==> flow/design.v <==
module Cordic #(parameter MODE = 0, STAGES = 8, WIDTH = 16, PHASE_WIDTH = 19)(
input wire                        in_clk,
input wire                        in_rst,
input wire                        in_enable,
input wire    [WIDTH-1:0]         in_x,
input wire    [WIDTH-1:0]         in_y,
input wire    [PHASE_WIDTH-1:0]   in_phase,
output wire                       out_valid,
output wire   [PHASE_WIDTH-1:0]   out_phase,
output wire   [WIDTH-1:0]         out_x,
output wire   [WIDTH-1:0]         out_y
);
localparam	ROTATIONAL = 0, 
			VECTORING  = 1;
wire signed   [WIDTH:0]         xn [STAGES:0];
wire signed   [WIDTH:0]         yn [STAGES:0];
wire signed   [PHASE_WIDTH-1:0]   zn [STAGES:0];
reg signed  [WIDTH:0]         xn_reg [STAGES:0];
reg signed  [WIDTH:0]         yn_reg [STAGES:0];
reg signed  [PHASE_WIDTH-1:0]   zn_reg [STAGES:0];
reg start;
generate
	if(MODE == ROTATIONAL) begin
reg [WIDTH-1:0] temp_x, temp_y;
reg [PHASE_WIDTH-1:0] temp_z;
always @ (posedge in_clk or negedge in_rst) 
begin
 if(!in_rst) begin
	temp_x <= 'b0;
	temp_y <= 'b0;
	temp_z <= 'b0; 
 end else if (start) begin
	temp_x <= in_x;
	temp_y <= in_y;
	temp_z <= in_phase;
	end
end
wire [PHASE_WIDTH-1:0] half_pi = 19'h19220;
wire [PHASE_WIDTH-1:0] z_limit = 19'h1b333;
reg [WIDTH-1:0] adjusted_x, adjusted_y;
reg [PHASE_WIDTH-1:0] adjusted_z;
always @ (*) 
begin
	if(temp_z[PHASE_WIDTH-1] == 1'b0 && temp_z > z_limit) begin
		adjusted_x = ~temp_y + 'b1;
		adjusted_y = temp_x;
		adjusted_z = temp_z - half_pi;
	end 
	else if(temp_z[PHASE_WIDTH-1] == 1'b1 && (~temp_z+19'b1) > z_limit) begin
		adjusted_x = temp_y;
		adjusted_y = ~temp_x + 'b1;
		adjusted_z = temp_z + half_pi;
	end 
	else begin
		adjusted_x = temp_x;
		adjusted_y = temp_y;
		adjusted_z = temp_z;
	end
end
assign xn[0] = {adjusted_x[WIDTH-1], adjusted_x};
assign yn[0] = {adjusted_y[WIDTH-1], adjusted_y};
assign zn[0] = adjusted_z;
end else if(MODE == VECTORING) begin
assign xn[0] = {in_x[WIDTH-1], in_x};
assign yn[0] = {in_y[WIDTH-1], in_y};
assign zn[0] = 'b0;
end
endgenerate
generate 
genvar i;
	if(MODE == ROTATIONAL) begin
for(i=0; i<STAGES; i=i+1) begin
  assign xn[i+1] = (zn_reg[i][PHASE_WIDTH-1] == 1'b0) ? xn_reg[i]-(yn_reg[i]>>>i)   : xn_reg[i]+(yn_reg[i]>>>i);
  assign yn[i+1] = (zn_reg[i][PHASE_WIDTH-1] == 1'b0) ? yn_reg[i]+(xn_reg[i]>>>i)   : yn_reg[i]-(xn_reg[i]>>>i);
  assign zn[i+1] = (zn_reg[i][PHASE_WIDTH-1] == 1'b0) ? zn_reg[i]-arctangent(i) : zn_reg[i]+arctangent(i);
end
end else if(MODE == VECTORING) begin
for(i=0; i<STAGES; i=i+1) begin
  assign xn[i+1] = (yn_reg[i][WIDTH] == 1'b1) ? xn_reg[i]-(yn_reg[i]>>>i)   : xn_reg[i]+(yn_reg[i]>>>i);
  assign yn[i+1] = (yn_reg[i][WIDTH] == 1'b1) ? yn_reg[i]+(xn_reg[i]>>>i)   : yn_reg[i]-(xn_reg[i]>>>i);
  assign zn[i+1] = (yn_reg[i][WIDTH] == 1'b1) ? zn_reg[i]-arctangent(i) : zn_reg[i]+arctangent(i);
end
end
endgenerate
always @ (posedge in_clk or negedge in_rst)
	if(!in_rst)
		start <= 1'b0;
	else
		start <= in_enable;
reg [STAGES+2:0] valid_reg;	
for(i=0; i<=STAGES; i=i+1) begin
  always @ (posedge in_clk or negedge in_rst)
    if(!in_rst)begin
      xn_reg[i] <= 'b0;
      yn_reg[i] <= 'b0;
      zn_reg[i] <= 'b0;    
    end
    else if(valid_reg[i+1]) begin
      xn_reg[i] <= xn[i];
      yn_reg[i] <= yn[i];
      zn_reg[i] <= zn[i];
    end
end
wire signed [15:0] k = 18'h009B7;
wire signed [31:0] scaled_x = xn_reg[STAGES] * k;
wire signed [31:0] scaled_y = yn_reg[STAGES] * k;
assign out_x = scaled_x[27:12];
assign out_y = scaled_y[27:12];
assign out_phase = zn_reg[STAGES];
always@(posedge in_clk or negedge in_rst)
begin
  if(!in_rst)
    valid_reg <= 'b0;
  else
    valid_reg <= {valid_reg[STAGES+1:0], in_enable};
end
assign out_valid = valid_reg[STAGES+2];
function [18:0] arctangent;
  input [3:0] i;
  begin
    case (i)
    0 : arctangent = 19'b000_1100100100001111;  
    1 : arctangent = 19'b000_0111011010110001;  
    2 : arctangent = 19'b000_0011111010110110;  
    3 : arctangent = 19'b000_0001111111010101;  
    4 : arctangent = 19'b000_0000111111111010;  
    5 : arctangent = 19'b000_0000011111111111;  
    6 : arctangent = 19'b000_0000001111111111;  
    7 : arctangent = 19'b000_0000000111111111;  
    8 : arctangent = 19'b000_0000000011111111;  
    9 : arctangent = 19'b000_0000000001111111;  
    10: arctangent = 19'b000_0000000000111111;  
    11: arctangent = 19'b000_0000000000011111;  
    12: arctangent = 19'b000_0000000000001111;  
    13: arctangent = 19'b000_0000000000000111;  
    14: arctangent = 19'b000_0000000000000011;  
    15: arctangent = 19'b000_0000000000000001;  
    default: arctangent = 19'b000_0000000000000000;  
    endcase
  end
endfunction
endmodule
Tool chain data of Cordic. The steps from the RTL of Cordic to its reports follow in flow order. Line numbers count from 1 in the design file above. Library cell names are shortened. Not given: -

Top module: Cordic. Clock input: in_clk. Library: sky130hd. Timing corner: tt_025C_1v80.

Elaborated design. Counts by Yosys on the flattened word-level netlist (proc, flatten, opt, wreduce). Print and check cells are left out. Cells with the same type and inputs are merged into one.

For add/subtract/negate cells the number is 52. Multipliers: 2. Magnitude comparators: 2. For mux-type cells the number is 30. The figure for bitwise gates (word level) is 4. The entry for reductions and logical operators reads 2.

Operator list (number): multiplier 17 x 13 -> 28 bit with constant B (2); two-way mux 17 bit (16); two-way mux 19 bit (10); two-way mux 16 bit (4); greater-than comparator 19 x 17 -> 1 bit with constant B (2); subtractor 16 x 16 -> 17 bit (2); adder 17 x 10 -> 17 bit (2); subtractor 17 x 10 -> 17 bit (2); adder 17 x 11 -> 17 bit (2); subtractor 17 x 11 -> 17 bit (2); adder 17 x 12 -> 17 bit (2); subtractor 17 x 12 -> 17 bit (2); adder 17 x 13 -> 17 bit (2); subtractor 17 x 13 -> 17 bit (2); adder 17 x 14 -> 17 bit (2); subtractor 17 x 14 -> 17 bit (2); adder 17 x 15 -> 17 bit (2); subtractor 17 x 15 -> 17 bit (2); adder 17 x 16 -> 17 bit (2); subtractor 17 x 16 -> 17 bit (2); adder 16 x 1 -> 16 bit with constant B (2); NOT 16 bit (2); adder 19 x 1 -> 19 bit with constant B (1); adder 19 x 10 -> 19 bit with constant B (1); subtractor 19 x 10 -> 19 bit with constant B (1); adder 19 x 11 -> 19 bit with constant B (1); subtractor 19 x 11 -> 19 bit with constant B (1); adder 19 x 12 -> 19 bit with constant B (1).

Other operator kinds: 17; their cells: 18.

Under flip-flop bits (word level) stands 538. Bits of input ports: 54. The figure for word-level cells is 124.

Logic depth. Yosys ltp: most cells in a row. Word level: on the elaborated netlist, between registers, memories and ports. Mapped: between sequential cells and ports; inverters and the memories' decode and read muxes count.

Depth after elaboration: 6. ABC_AREA: 0. The entry for mapped depth reads 21. The figure for mapped depth without buffers is 20.

Netlist. The flow's flattened synthesis, as Yosys stat reports it; memories are mapped. The netlist is that of the ABC_AREA named above (0 if unset); the other value can give another one.

Mapped cells: 5567. Cell area after synthesis: 50878.8 um2. Under flip-flop cells stands 536. The entry for buffer cells reads 202.

Cells by type: dfrtp_1 (number 536, total area 1.34E+04 um2); ha_1 (number 599, total area 7.49E+03 um2); fa_1 (number 198, total area 3.96E+03 um2); mux2_2 (number 305, total area 3.43E+03 um2); xnor2_1 (number 351, total area 3.07E+03 um2); inv_1 (number 557, total area 2.09E+03 um2); a21oi_1 (number 411, total area 2.06E+03 um2); xor2_1 (number 169, total area 1480.17 um2); nor2_1 (number 363, total area 1.36E+03 um2); o21ai_0 (number 263, total area 1.32E+03 um2); nand2_1 (number 315, total area 1.18E+03 um2); a21o_1 (number 125, total area 938.4 um2); nor3_1 (number 164, total area 820.787 um2); clkbuf_1 (number 137, total area 514.243 um2); mux2i_1 (number 51, total area 510.49 um2); nand3_1 (number 97, total area 485.466 um2); a211oi_1 (number 61, total area 457.939 um2); or3_1 (number 72, total area 450.432 um2).

Other cell types: 64; their cells: 793.

Worst setup path after synthesis. Source: OpenSTA report_checks on the synthesized netlist (no wires, ideal clock, input and output delay 20% of the period each), path of least setup slack; recovery checks are left aside. Register names are those of the netlist, which keeps one name where synthesis merged equal registers.

Path kind: flip-flop to output port. Start: register xn_reg[8][7]. End: output out_x[15]. For clock period the number is 9.0 ns. The figure for output delay is 1.800 ns. Time at the first pin: 0.000 ns. Under arrival time stands 5.922 ns. For path slack the number is 1.278 ns. For path delay the number is 5.922 ns. Stages on the path: 22. Path buffers: 1. Period reached after synthesis: 7.722 ns.

"path delay" = arrival - input delay + setup time. A path that ends at an output port has no setup time. "stages on the path" counts driving pins, that of a launching flip-flop among them; a cell with two outputs on the path counts twice. "period reached after synthesis" = period - worst setup slack (recovery checks aside). The figure is calculated, with input and output delays left at 20% of the set period. Between the ends stands the longest chain of elaborated cells between them, by number of cells; it is not shown to be the way that was timed. Of several equally long chains one is given. Each line given opens the expression or statement behind the cell; cells for indexed reads and writes are added by Yosys, which also makes memories of some case tables.

Path through: dfrtp_1 -> ha_1 -> inv_1 -> fa_1 -> fa_1 -> inv_1 -> fa_1 -> inv_1 -> fa_1 -> inv_1 -> ha_1 -> a2111oi_2 -> o21ai_1 -> o21a_1 -> a311o_1 -> o31a_1 -> and4_1 -> or4_4 -> a41o_1 -> o41ai_2 -> xor2_1 -> buf_4. The entry for cells in the longest elaborated chain reads 1.

RTL lines, path post-synthesis: from (decl) (line 18) `reg signed  [WIDTH:0]         xn_reg [STAGES:0];`; from (assign) (line 94) `xn_reg[i] <= 'b0;`; from (assign) (line 99) `xn_reg[i] <= xn[i];`; multiplier 17 x 13 -> 28 bit (line 105) `wire signed [31:0] scaled_x = xn_reg[STAGES] * k;`; to (decl) (line 10) `output wire   [WIDTH-1:0]         out_x,`.

Timing after layout. Path of least setup slack in the final report of run D (OpenROAD, finished layout, wires in). Where an end is a register, its clock arrival counts in the times.

Path kind: flip-flop to output port. Start: register xn_reg[8][8]. End: output out_x[14]. For clock period the number is 9.0 ns. The figure for output delay is 1.80 ns. Time at the first pin: 0.61 ns. Under arrival time stands 6.93 ns. For path slack the number is 0.27 ns. Stages on the path: 20. Path buffers: 1.

Between the ends stands the longest chain of elaborated cells between them, by number of cells; it is not shown to be the way that was timed. Of several equally long chains one is given.

Path through: dfrtp_2 -> ha_1 -> inv_1 -> fa_1 -> inv_1 -> fa_1 -> fa_1 -> fa_1 -> ha_1 -> a2111oi_2 -> o21ai_1 -> o21a_1 -> a311o_1 -> o31a_1 -> and4_1 -> or4_4 -> a41o_4 -> o22a_1 -> xor2_1 -> dlygate4sd2_1. The entry for cells in the longest elaborated chain reads 1.

RTL lines, path after layout: from (decl) (line 18) `reg signed  [WIDTH:0]         xn_reg [STAGES:0];`; from (assign) (line 94) `xn_reg[i] <= 'b0;`; from (assign) (line 99) `xn_reg[i] <= xn[i];`; multiplier 17 x 13 -> 28 bit (line 105) `wire signed [31:0] scaled_x = xn_reg[STAGES] * k;`; to (decl) (line 10) `output wire   [WIDTH-1:0]         out_x,`.

FLOW RESULTS
============

Below are 6 stored runs of the flow (Yosys, OpenROAD; platform sky130hd) on Cordic, each with its settings and what was measured, unordered. Constraints: input delay and output delay 20% of the set period each, output load 0.01 pF. "clock period achieved" is the run's clock period less its worst setup slack. It is reckoned from that one timing run; input and output delays stay at 20% of the period that was set. "time used up by the worst setup path" = time allowed to the worst setup path (clock period - input delay - output delay, where it has them) - its slack; a late launch clock adds to it, a late capture clock takes from it.

Run A has these settings: CAP_MARGIN 20; CELL_PAD_IN_SITES_DETAIL_PLACEMENT 2; CELL_PAD_IN_SITES_GLOBAL_PLACEMENT 2; CORE_MARGIN 7; CORE_UTILIZATION 60; CTS_CLUSTER_SIZE 46; GPL_ROUTABILITY_DRIVEN 0; MAX_ROUTING_LAYER met4; PLACE_DENSITY_LB_ADDON 0.07; SLEW_MARGIN 10; period_ns 9.0. Outcome: not finished: placement ended with error FLW-0024.

Run B has these settings: CAP_MARGIN 15; CELL_PAD_IN_SITES_DETAIL_PLACEMENT 2; CELL_PAD_IN_SITES_GLOBAL_PLACEMENT 2; CORE_MARGIN 9; CORE_UTILIZATION 60; CTS_CLUSTER_DIAMETER 216; CTS_CLUSTER_SIZE 48; GPL_ROUTABILITY_DRIVEN 1; MAX_ROUTING_LAYER met5; PLACE_DENSITY_LB_ADDON 0.07; SLEW_MARGIN 10; period_ns 12.9. Outcome: not finished: placement ended with error FLW-0024.

Run C has these settings: CAP_MARGIN 5; CELL_PAD_IN_SITES_DETAIL_PLACEMENT 2; CELL_PAD_IN_SITES_GLOBAL_PLACEMENT 2; CORE_MARGIN 7; CORE_UTILIZATION 60; GPL_ROUTABILITY_DRIVEN 0; MAX_ROUTING_LAYER met4; PLACE_DENSITY_LB_ADDON 0.07; SLEW_MARGIN 10; period_ns 9.0. Outcome: not finished: placement ended with error FLW-0024.

Run D has these settings: CORE_UTILIZATION 40; period_ns 9.0; CAP_MARGIN 20; CORE_MARGIN 2; SLEW_MARGIN 20. The post-route worst hold slack stands at 0.479 ns. The synthesis area stands at 50878.8 um2. The worst slack on setup checks is 0.273 ns. The measured die footprint is 130065.0 um2. The time used up by the worst setup path comes to 6.93 ns. Kind of the worst setup path: flip-flop to output port. The clock period achieved comes to 8.727 ns. The utilization of the finished layout stands at 0.443.

Run E has these settings: CAP_MARGIN 0; CELL_PAD_IN_SITES_DETAIL_PLACEMENT 1; CELL_PAD_IN_SITES_GLOBAL_PLACEMENT 2; CORE_ASPECT_RATIO 1.1; CORE_UTILIZATION 64; CTS_CLUSTER_DIAMETER 203; GPL_TIMING_DRIVEN 1; MAX_ROUTING_LAYER met4; MIN_ROUTING_LAYER met2; PLACE_DENSITY_LB_ADDON 0.09; SETUP_SLACK_MARGIN 1.43; SLEW_MARGIN 40; TNS_END_PERCENT 25; period_ns 6.36; CORE_MARGIN 2. Outcome: not finished: placement ended with error FLW-0024.

Run F has these settings: CELL_PAD_IN_SITES_DETAIL_PLACEMENT 0; CELL_PAD_IN_SITES_GLOBAL_PLACEMENT 0; CORE_ASPECT_RATIO 1.63; CORE_MARGIN 7; CORE_UTILIZATION 36; GPL_ROUTABILITY_DRIVEN 1; HOLD_SLACK_MARGIN 0.17; PLACE_DENSITY 0.6; SETUP_SLACK_MARGIN -0.06; SLEW_MARGIN 0; period_ns 10.9; CAP_MARGIN 20. The worst slack on setup checks is 1.219 ns. The utilization of the finished layout stands at 0.398. The synthesis area stands at 50878.8 um2. The post-route worst hold slack stands at 0.482 ns. The clock period achieved comes to 9.681 ns. The time used up by the worst setup path comes to 7.50 ns. Kind of the worst setup path: flip-flop to output port. The measured die footprint is 152368.0 um2.
